==> flow/design.v <==
`timescale 1ns / 1ps
module stages_rotation #(parameter data_width=16,angle_width=16,cordic_steps=16,stage_number=1)(
    input clk,
    input nreset,
    input enable,
    input signed [data_width-1:0] x_vec_in,
    input signed [data_width-1:0] y_vec_in,
    input signed [angle_width-1:0]angle_in,
    input signed [angle_width-1:0]target_angle,
    output signed [data_width-1:0] x_vec_out,
    output signed [data_width-1:0] y_vec_out,
    output reg signed [angle_width-1:0]angle_out,
    output reg signed [angle_width-1:0]target_angle_out,
    output reg done
    );
    wire signed [angle_width-1:0] atan [cordic_steps-1:0];
    assign atan[0] = 20'h02000; 
    assign atan[1] = 20'h012E4;
    assign atan[2] = 20'h009FB;
    assign atan[3] = 20'h00511;
    assign atan[4] = 20'h0028B;
    assign atan[5] = 20'h00145;
    assign atan[6] = 20'h000A2;
    assign atan[7] = 20'h00051;
    assign atan[8] = 20'h00028;
    assign atan[9] = 20'h00014;
    assign atan[10] = 20'h0000A;
    assign atan[11] = 20'h00005;
    assign atan[12] = 20'h00002;
    assign atan[13] = 20'h00001;
    assign atan[14] = 20'h00000;
    assign atan[15] = 20'h00000;
    reg signed [data_width-1:0]x_temp_out,y_temp_out;
    assign x_vec_out = x_temp_out;
    assign y_vec_out = y_temp_out;
    always @(posedge clk) begin
        if (~nreset) begin
            x_temp_out <= $signed({data_width{1'b0}});
            y_temp_out <= $signed({data_width{1'b0}});
				angle_out <= 0;
            done <= 1'b0;
        end
        else begin
            if (enable) begin
                if ($signed(target_angle) <= $signed(angle_in)) begin
                    x_temp_out <= x_vec_in + (y_vec_in>>>(stage_number-1));
                    y_temp_out <= y_vec_in - (x_vec_in>>>(stage_number-1));
                    angle_out <= angle_in - atan[stage_number-1];
                end
                else begin
                    x_temp_out <= x_vec_in - (y_vec_in>>>(stage_number-1));
                    y_temp_out <= y_vec_in + (x_vec_in>>>(stage_number-1));
                    angle_out <= angle_in + atan[(stage_number-1)];
                end
                target_angle_out <= target_angle;
                done <= 1'b1;
            end
            else begin
                x_temp_out <= $signed({data_width{1'b0}});
                y_temp_out <= $signed({data_width{1'b0}});
					 angle_out <= 0;
                done <= 1'b0;
            end
        end
    end
endmodule
`timescale 1ns / 1ps
module cordic_rotation_top#(parameter data_width=16,cordic_steps=16,angle_width=20)(
    input clk,
    input nreset,
    input enable,
    input signed [data_width-1:0] x_vec_in,
    input signed [data_width-1:0] y_vec_in,
    input [angle_width-1:0] target_angle,
    output wire signed  [data_width-1:0] x_vec_out,
    output wire signed  [data_width-1:0] y_vec_out,
    output reg done
    );
    wire signed [data_width-1:0] x [0:cordic_steps-1];
    wire signed [data_width-1:0] y [0:cordic_steps-1];
    wire signed [angle_width-1:0] angle_stages [0:cordic_steps-1];
    wire [1:cordic_steps] status;
	 reg signed [data_width-1+16:0] temp_x_vec_out,temp_y_vec_out;
	 wire done_last_stage;
	 reg signed [data_width-1:0] temp_x_vec_in,temp_y_vec_in;
	 reg [angle_width-1:0]temp_t_ang;
	 wire signed [angle_width-1:0] temp_target_angle [0:cordic_steps-1];
	 reg temp_enable;
	 always @(posedge clk) begin
		if(~nreset) begin
			temp_x_vec_in <= {data_width{1'b0}};
			temp_y_vec_in <= {data_width{1'b0}};
			temp_t_ang <= {angle_width{1'b0}};
			temp_enable <= 1'b0;
		end
		else begin
			if (enable) begin
				temp_enable <= 1'b1;				
				if ($signed(target_angle)>=$signed(20'h04000)) begin
				    if ($signed(target_angle)>=$signed(20'h08000)) begin
				        if ($signed(target_angle)>=$signed(20'h0C000)) begin
				            temp_x_vec_in <= x_vec_in;
                            temp_y_vec_in <= y_vec_in;
                            temp_t_ang <= $signed(target_angle) - $signed(20'h10000);
   				        end
				        else begin
				            temp_x_vec_in <= -x_vec_in;
                            temp_y_vec_in <= -y_vec_in;
                            temp_t_ang <= $signed(target_angle) - $signed(20'h08000);
				        end
				    end
				    else begin
                        temp_x_vec_in <= -x_vec_in;
                        temp_y_vec_in <= -y_vec_in;
                        temp_t_ang <= $signed(target_angle) - $signed(20'h08000);
  				    end
				end
                else if ($signed(target_angle)<=$signed(-20'h04000)) begin
                    if ($signed(target_angle)<=$signed(-20'h08000)) begin
                        if ($signed(target_angle)<=$signed(-20'h0C000)) begin
				            temp_x_vec_in <= x_vec_in;
                            temp_y_vec_in <= y_vec_in;
                            temp_t_ang <= $signed(target_angle) + $signed(20'h10000);
                        end
                        else begin
				            temp_x_vec_in <= -x_vec_in;
                            temp_y_vec_in <= -y_vec_in;
                            temp_t_ang <= $signed(target_angle) + $signed(20'h08000);
                        end
                    end
                    else begin
                        temp_x_vec_in <= -x_vec_in;
                        temp_y_vec_in <= -y_vec_in;
                        temp_t_ang <= $signed(target_angle) + $signed(20'h08000);
                    end
                end
				else begin
					temp_x_vec_in <= x_vec_in;
					temp_y_vec_in <= y_vec_in;
					temp_t_ang <= $signed(target_angle);
				end
			end
			else begin
				temp_enable <= 1'b0;
				temp_x_vec_in <= {data_width{1'b0}};
				temp_y_vec_in <= {data_width{1'b0}};
				temp_t_ang <= {angle_width{1'b0}};
			end
		end
	 end
    assign status[1] = temp_enable;
    assign x[0] = temp_x_vec_in;
    assign y[0] = temp_y_vec_in;
    assign angle_stages[0] = {angle_width{1'b0}};
    assign temp_target_angle[0] = temp_t_ang;
    genvar i;
    generate
        for (i=1;i<cordic_steps-1;i=i+1) begin:gen_rotation
            stages_rotation #(
                .data_width(data_width),
                .angle_width(angle_width),
                .cordic_steps(cordic_steps),
                .stage_number(i)
                )
            first(
                .clk(clk),
                .nreset(nreset),
                .enable(status[i]),
                .x_vec_in(x[i-1]),
                .y_vec_in(y[i-1]),
                .angle_in(angle_stages[i-1]),
                .target_angle(temp_target_angle[i-1]),
                .x_vec_out(x[i]),
                .y_vec_out(y[i]),
                .angle_out(angle_stages[i]),
                .target_angle_out(temp_target_angle[i]),
                .done(status[i+1])
                );
        end
    endgenerate
    stages_rotation #(
        .data_width(data_width),
        .angle_width(angle_width),
        .cordic_steps(cordic_steps),
        .stage_number(cordic_steps-1)
        )
    last(
        .clk(clk),
        .nreset(nreset),
        .enable(status[cordic_steps-1]),
        .x_vec_in(x[cordic_steps-2]),
        .y_vec_in(y[cordic_steps-2]),
        .angle_in(angle_stages[cordic_steps-2]),
        .target_angle(temp_target_angle[cordic_steps-2]),
        .x_vec_out(x[cordic_steps-1]),
        .y_vec_out(y[cordic_steps-1]),
        .angle_out(angle_stages[cordic_steps-1]),
        .target_angle_out(temp_target_angle[cordic_steps-1]),
        .done(done_last_stage)
        );
    reg counter;
	assign x_vec_out = temp_x_vec_out[data_width+7:8];
	assign y_vec_out = temp_y_vec_out[data_width+7:8];
	 always @(posedge clk) begin
        if (~nreset) begin
            done <= 1'b0;
        end
        else begin
            done <= done_last_stage;
            if (done_last_stage) begin
                    temp_x_vec_out <= $signed(x[cordic_steps-1])*$signed(16'b0000000010011011);
                    temp_y_vec_out <= $signed(y[cordic_steps-1])*$signed(16'b0000000010011011);
            end
        end
    end
endmodule
# Tool chain data of cordic_rotation_top
# Each step is given for the RTL above and for the edited RTL.
# "orig" refers to lines of the RTL above, "edited" to lines of the edited file.
# "change": "edited" minus "orig" as printed here.
# Library cell names are shortened.
# The mark - stands for no value.
[inputs] top="cordic_rotation_top" clock_port="clk" cell_library="sky130hd" corner="tt_025C_1v80"

# The edit
# The edit as a unified diff against the file above.
# The edited RTL no longer does the same as the RTL above: the edit was made by script, with no optimisation intended.
# begin of diff
@@ -66,5 +66,5 @@
 endmodule
 `timescale 1ns / 1ps
-module cordic_rotation_top#(parameter data_width=16,cordic_steps=16,angle_width=20)(
+module cordic_rotation_top#(parameter data_width=8,cordic_steps=16,angle_width=20)(
     input clk,
     input nreset,
# end of diff

# Elaborated design
# Source: Yosys, flattened and elaborated. Widths are those after wreduce. Registers that Yosys merges into a memory's read port (data or address) are not register bits. Print and check cells do not count. Equal cells are merged and count once.
[classes] element="add_sub_neg" orig=91 edited=91 change=0
[classes] element="n_mul" orig=2 edited=2 change=0
[classes] element="compare" orig=21 edited=21 change=0
[classes] element="mux" orig=78 edited=78 change=0
[classes] element="reduce_logical" orig=17 edited=17 change=0
[op_table] cell="two-way mux 16 bit" orig=42 edited=0 change=-42
[op_table] cell="two-way mux 8 bit" orig=0 edited=42 change=42
[op_table] cell="adder 8 x 1 -> 8 bit" orig=0 edited=16 change=16
[op_table] cell="subtractor 8 x 1 -> 8 bit" orig=0 edited=16 change=16
[op_table] cell="adder 16 x 10 -> 16 bit" orig=2 edited=0 change=-2
[op_table] cell="adder 16 x 11 -> 16 bit" orig=2 edited=0 change=-2
[op_table] cell="adder 16 x 12 -> 16 bit" orig=2 edited=0 change=-2
[op_table] cell="adder 16 x 13 -> 16 bit" orig=2 edited=0 change=-2
[op_table] cell="adder 16 x 14 -> 16 bit" orig=2 edited=0 change=-2
[op_table] cell="adder 16 x 15 -> 16 bit" orig=2 edited=0 change=-2
[op_table] cell="adder 16 x 2 -> 16 bit" orig=2 edited=0 change=-2
[op_table] cell="adder 16 x 3 -> 16 bit" orig=2 edited=0 change=-2
[op_table] cell="adder 16 x 4 -> 16 bit" orig=2 edited=0 change=-2
[op_table] cell="adder 16 x 5 -> 16 bit" orig=2 edited=0 change=-2
[op_table] cell="adder 16 x 6 -> 16 bit" orig=2 edited=0 change=-2
[op_table] cell="adder 16 x 7 -> 16 bit" orig=2 edited=0 change=-2
[op_table] cell="adder 16 x 8 -> 16 bit" orig=2 edited=0 change=-2
[op_table] cell="adder 16 x 9 -> 16 bit" orig=2 edited=0 change=-2
[op_table] cell="multiplier 16 x 9 -> 24 bit (second input constant)" orig=2 edited=0 change=-2
[op_table] cell="negation 16 bit" orig=2 edited=0 change=-2
[op_table] cell="subtractor 16 x 10 -> 16 bit" orig=2 edited=0 change=-2
[op_table] cell="subtractor 16 x 11 -> 16 bit" orig=2 edited=0 change=-2
[op_table] cell="subtractor 16 x 12 -> 16 bit" orig=2 edited=0 change=-2
[op_table] cell="subtractor 16 x 13 -> 16 bit" orig=2 edited=0 change=-2
[op_table] cell="subtractor 16 x 14 -> 16 bit" orig=2 edited=0 change=-2
[op_table] cell="subtractor 16 x 15 -> 16 bit" orig=2 edited=0 change=-2
[op_table] cell="subtractor 16 bit" orig=2 edited=0 change=-2
[op_table] cell="subtractor 16 x 2 -> 16 bit" orig=2 edited=0 change=-2
# Unchanged operator kinds not shown: 40.
# The list need not be complete.
[word_totals] element="ff_bits" orig=1157 edited=885 change=-272
[word_totals] element="inputBits" orig=55 edited=39 change=-16
[word_totals] element="out_inout_bits" orig=33 edited=17 change=-16

# Longest topological paths
# Yosys ltp: most cells in a row. Word level: on the elaborated netlist, between registers, memories and ports. Mapped: between sequential cells and ports; inverters and the memories' decode and read muxes count.
[depth] element="ltp_word" orig=5 edited=5 change=0
[depth] element="ABC_AREA" orig="0" edited="0"
[depth] element="mapped_depth" orig=28 edited=21 change=-7
[depth] element="mapped_depth_nobuf" orig=27 edited=19 change=-8

# Mapped cells and area
# Yosys stat after the flow's synthesis: flattened, memories mapped to cells. It holds for the ABC_AREA given above (unset counts as 0); a run with the other value may have another netlist.
[synth_totals] element="stdcells" orig=8108 edited=5289 change=-2819
[synth_totals] element="yosys_area_um2" orig=73810.8 edited=51341.7 change=-22469.1
[synth_totals] element="flip_flops" orig=1109 edited=837 change=-272
[synth_totals] element="buffers" orig=163 edited=72 change=-91
[types] type="nor2_1" orig=1044 edited=541 change=-503
[types] type="ha_1" orig=1082 edited=791 change=-291
[types] type="dfxtp_1" orig=797 edited=541 change=-256
[types] type="xnor2_1" orig=450 edited=206 change=-244
[types] type="inv_1" orig=770 edited=563 change=-207
[types] type="o21ai_0" orig=378 edited=195 change=-183
[types] type="xor2_1" orig=283 edited=125 change=-158
[types] type="nor3_1" orig=286 edited=132 change=-154
[types] type="a21oi_1" orig=487 edited=340 change=-147
[types] type="nand2_1" orig=355 edited=213 change=-142
[types] type="clkbuf_1" orig=149 edited=60 change=-89
[types] type="a21o_1" orig=251 edited=192 change=-59
[types] type="fa_1" orig=126 edited=71 change=-55
[types] type="a21boi_0" orig=55 edited=8 change=-47
[types] type="o41ai_1" orig=58 edited=16 change=-42
[types] type="a31oi_1" orig=75 edited=37 change=-38
[types] type="nor2b_1" orig=116 edited=84 change=-32
[types] type="o21a_1" orig=79 edited=48 change=-31
# Unchanged cell types not shown: 8.
# The list need not be complete.
# The figures by module come from a second, unflattened synthesis with its own total; it is not the netlist above.
[hier_totals] element="cells_unflattened" orig=9079 edited=5907 change=-3172
[hier_totals] element="area_unflattened_um2" orig=81801.0 edited=57051.0 change=-24750.0
# Each row is one instance without its submodules.
[by_module_orig] module="cordic_rotation_top" instances=1 cells=815 area_um2=7936.4
[by_module_orig] module="stages_rotation" instances=1 cells=608 area_um2=5096.1
[by_module_orig] module="stages_rotation" instances=1 cells=578 area_um2=5083.6
[by_module_orig] module="stages_rotation" instances=1 cells=581 area_um2=5068.6
[by_module_orig] module="stages_rotation" instances=1 cells=555 area_um2=5066.1
[by_module_orig] module="stages_rotation" instances=1 cells=561 area_um2=5063.6
[by_module_orig] module="stages_rotation" instances=1 cells=564 area_um2=5057.4
[by_module_orig] module="stages_rotation" instances=1 cells=585 area_um2=5026.1
[by_module_orig] module="stages_rotation" instances=1 cells=554 area_um2=5006.1
[by_module_orig] module="stages_rotation" instances=1 cells=558 area_um2=4984.8
[by_module_orig] module="stages_rotation" instances=1 cells=554 area_um2=4946.0
[by_module_orig] module="stages_rotation" instances=1 cells=548 area_um2=4939.7
[by_module_orig] module="stages_rotation" instances=1 cells=552 area_um2=4918.5
[by_module_orig] module="stages_rotation" instances=1 cells=529 area_um2=4882.2
# orig: Modules not listed: 2.
[by_module_edited] module="cordic_rotation_top" instances=1 cells=468 area_um2=4591.9
[by_module_edited] module="stages_rotation" instances=1 cells=414 area_um2=3917.5
[by_module_edited] module="stages_rotation" instances=1 cells=406 area_um2=3824.9
[by_module_edited] module="stages_rotation" instances=1 cells=400 area_um2=3762.4
[by_module_edited] module="stages_rotation" instances=1 cells=394 area_um2=3698.5
[by_module_edited] module="stages_rotation" instances=1 cells=371 area_um2=3626.0
[by_module_edited] module="stages_rotation" instances=1 cells=373 area_um2=3562.2
[by_module_edited] module="stages_rotation" instances=1 cells=367 area_um2=3527.1
[by_module_edited] module="stages_rotation" instances=1 cells=358 area_um2=3490.8
[by_module_edited] module="stages_rotation" instances=1 cells=358 area_um2=3490.8
[by_module_edited] module="stages_rotation" instances=1 cells=360 area_um2=3484.6
[by_module_edited] module="stages_rotation" instances=1 cells=349 area_um2=3408.3
[by_module_edited] module="stages_rotation" instances=1 cells=354 area_um2=3397.0
[by_module_edited] module="stages_rotation" instances=1 cells=349 area_um2=3387.0
# edited: Modules not listed: 2.

# Worst setup path after synthesis
# Path of least setup slack by OpenSTA after synthesis, without wires, with an ideal clock, recovery checks aside; 20% of the period is set as input and as output delay. Where synthesis merged equal registers, the netlist keeps one of their names.
[synth_timing] element="kind" orig="flip-flop to flip-flop" edited="flip-flop to flip-flop"
[synth_timing] element="start" orig="register (no name shown)" edited="register gen_rotation[5].first.angle_out[19]"
[synth_timing] element="end" orig="register gen_rotation[12].first.x_temp_out[15]" edited="register gen_rotation[6].first.angle_out[19]"
[synth_timing] element="tclk_ns" orig=6.0 edited=6.0 change=0.0
[synth_timing] element="setup_ns" orig=0.128 edited=0.073 change=-0.055
[synth_timing] element="arrival_time_ns" orig=5.577 edited=4.501 change=-1.076
[synth_timing] element="path_slack_ns" orig=0.295 edited=1.426 change=1.131
[synth_timing] element="path_delay_ns" orig=5.705 edited=4.574 change=-1.131
[synth_timing] element="driving_pins" orig=27 edited=19 change=-8
[synth_timing] element="path_buffers" orig=2 edited=0 change=-2
[synth_timing] element="period_less_setup_slack_ns" orig=5.705 edited=4.574 change=-1.131
# "path_delay_ns" is the arrival time less input delay plus setup time.
# "driving_pins" counts driving pins, that of a launching flip-flop among them; a cell with two outputs on the path counts twice.
# "period_less_setup_slack_ns" is the clock period less the worst setup slack; recovery checks do not enter. This is arithmetic on one report: input and output delays are still those of the set period (20% each).
# The rows between start and end are the longest chain of elaborated cells between them; the timing report does not say that the signal goes this way. Where chains are equally long, one stands for them.
# A line is the first line of the expression or statement that the cell stems from. Yosys adds cells for indexed reads and writes and turns some case tables into memories.
# A register here has more assigning lines than the two given.
[synth_between_orig] path_cell_list="edfxtp_1 ha_1 a21o_1 a21o_1 a21o_1 a21o_1 a221o_1 a221oi_1 nor2_1 a211oi_1 clkbuf_1 buf_1 nand2_1 o21ai_0 ha_1 a21o_1 a21o_1 a21o_1 a21oi_1 nor2b_1 o21a_1 o31a_1 o41ai_1 o21ai_0 a31oi_1 xnor2_1 nor2_1" elab_chain_len=2 cone_cells=2 classes_between="1 x compare; 1 x mux"
[synth_lines_orig] element="start, declared" line=13
[synth_lines_orig] element="start, assigned" line=55
[synth_lines_orig] element="less-or-equal comparator 20 bit" line=45
[synth_lines_orig] element="two-way mux 16 bit" line=45
[synth_lines_orig] element="end, assigned" line=46 rtl="x_temp_out <= x_vec_in + (y_vec_in>>>(stage_number-1));"
[synth_lines_orig] element="end, assigned" line=51 rtl="x_temp_out <= x_vec_in - (y_vec_in>>>(stage_number-1));"
[synth_lines_orig] element="end, declared" line=33 rtl="reg signed [data_width-1:0]x_temp_out,y_temp_out;"
[synth_between_edited] path_cell_list="dfxtp_1 inv_1 ha_1 nand4_1 nor4_1 o21ai_1 o211ai_2 nor3_1 o21ai_2 inv_2 ha_1 a21oi_1 o22ai_1 or3_1 o221a_2 o31a_1 o31a_1 o41ai_2 mux2i_1" elab_chain_len=2 cone_cells=4 classes_between="2 x add/sub; 1 x compare; 1 x mux"
[synth_lines_edited] element="start, declared" line=12 rtl="output reg signed [angle_width-1:0]angle_out,"
[synth_lines_edited] element="start, assigned" line=48 rtl="angle_out <= angle_in - atan[stage_number-1];"
[synth_lines_edited] element="start, assigned" line=53 rtl="angle_out <= angle_in + atan[(stage_number-1)];"
[synth_lines_edited] element="adder 20 x 10 -> 20 bit" line=53
[synth_lines_edited] element="two-way mux 20 bit" line=45
[synth_lines_edited] element="end, assigned" line=48
[synth_lines_edited] element="end, assigned" line=53
[synth_lines_edited] element="end, declared" line=12

# Worst path after layout
# From the final timing report of the runs of pair 1: the path of least setup slack in the routed layout; clock arrival at registers is part of the times.
[layout_timing] element="kind" orig="flip-flop to flip-flop" edited="flip-flop to flip-flop"
[layout_timing] element="start" orig="register (no name shown)" edited="register (no name shown)"
[layout_timing] element="end" orig="register gen_rotation[7].first.x_temp_out[15]" edited="register gen_rotation[14].first.angle_out[18]"
[layout_timing] element="tclk_ns" orig=5.86 edited=5.86 change=0.00
[layout_timing] element="setup_ns" orig=0.12 edited=0.11 change=-0.01
[layout_timing] element="arrival_time_ns" orig=6.19 edited=5.87 change=-0.32
[layout_timing] element="path_slack_ns" orig=0.32 edited=0.58 change=0.26
[layout_timing] element="driving_pins" orig=25 edited=16 change=-9
[layout_timing] element="path_buffers" orig=0 edited=0 change=0
# The rows between start and end are the longest chain of elaborated cells between them; the timing report does not say that the signal goes this way. Where chains are equally long, one stands for them.
# A register here has more assigning lines than the two given.
[layout_between_orig] path_cell_list="edfxtp_1 ha_1 a21o_1 a21o_1 a21o_1 a211oi_1 o21bai_1 a31oi_1 mux2_2 o21ai_2 clkinvlp_4 o21ai_0 ha_1 a21o_1 a21o_1 a21o_1 a21oi_1 o21bai_1 a211oi_1 nor2_1 o41ai_1 o21ai_0 a31oi_1 xnor2_1 nor2_1" elab_chain_len=2 cone_cells=2 classes_between="1 x compare; 1 x mux"
[layout_lines_orig] element="start, declared" line=13
[layout_lines_orig] element="start, assigned" line=55
[layout_lines_orig] element="less-or-equal comparator 20 bit" line=45
[layout_lines_orig] element="two-way mux 16 bit" line=45
[layout_lines_orig] element="end, assigned" line=46 rtl="x_temp_out <= x_vec_in + (y_vec_in>>>(stage_number-1));"
[layout_lines_orig] element="end, assigned" line=51 rtl="x_temp_out <= x_vec_in - (y_vec_in>>>(stage_number-1));"
[layout_lines_orig] element="end, declared" line=33 rtl="reg signed [data_width-1:0]x_temp_out,y_temp_out;"
[layout_between_edited] path_cell_list="edfxtp_1 ha_1 nand4_1 nor4_1 o21ai_1 and2_1 a31oi_1 nand2_1 fa_1 a211oi_1 o21ai_1 a2111oi_0 o41ai_1 a211oi_1 nor2_1 a211o_1" elab_chain_len=2 cone_cells=2 classes_between="1 x compare; 1 x mux"
[layout_lines_edited] element="start, declared" line=13
[layout_lines_edited] element="start, assigned" line=55
[layout_lines_edited] element="less-or-equal comparator 20 bit" line=45
[layout_lines_edited] element="two-way mux 20 bit" line=45
[layout_lines_edited] element="end, assigned" line=48 rtl="angle_out <= angle_in - atan[stage_number-1];"
[layout_lines_edited] element="end, assigned" line=53 rtl="angle_out <= angle_in + atan[(stage_number-1)];"
[layout_lines_edited] element="end, declared" line=12 rtl="output reg signed [angle_width-1:0]angle_out,"

# Layout results
# Runs of the flow (Yosys, OpenROAD) on both versions; the two runs of a pair have the same settings. The constraints put input and output delay at 20% of the set period each and load the outputs with 0.01 pF.
[flow_settings_pair_1] CORE_UTILIZATION=40 PLACE_DENSITY=0.6 period_ns=5.86 CAP_MARGIN=20 CORE_MARGIN=2 SLEW_MARGIN=20
[measured_pair_1] element="yosys.chip_area_um2" orig=73810.8 edited=51341.7 change=-22469.1
[measured_pair_1] element="die_footprint_um2" orig=187979.0 edited=131236.0 change=-56743.0
[measured_pair_1] element="post_route_util_pct" orig=45.0 edited=45.1 change=0.1
[measured_pair_1] element="timing.setup.ws_ns" orig=0.321 edited=0.579 change=0.258
[measured_pair_1] element="tns_setup_ns" orig=0.000 edited=0.000 change=0.000
[flow_settings_pair_2] CAP_MARGIN=25 CORE_MARGIN=9 CORE_UTILIZATION=42 GPL_TIMING_DRIVEN=0 HOLD_SLACK_MARGIN=-0.0 MAX_ROUTING_LAYER="met5" MIN_ROUTING_LAYER="met1" PLACE_DENSITY_LB_ADDON=0.11 SLEW_MARGIN=35 TNS_END_PERCENT=30 period_ns=7.32
[measured_pair_2] element="yosys.chip_area_um2" orig=73810.8 edited=51341.7 change=-22469.1
[measured_pair_2] element="die_footprint_um2" orig=191157.0 edited=135152.0 change=-56005.0
[measured_pair_2] element="post_route_util_pct" orig=47.1 edited=47.6 change=0.5
[measured_pair_2] element="timing.setup.ws_ns" orig=0.498 edited=1.533 change=1.035
[measured_pair_2] element="tns_setup_ns" orig=0.000 edited=0.000 change=0.000
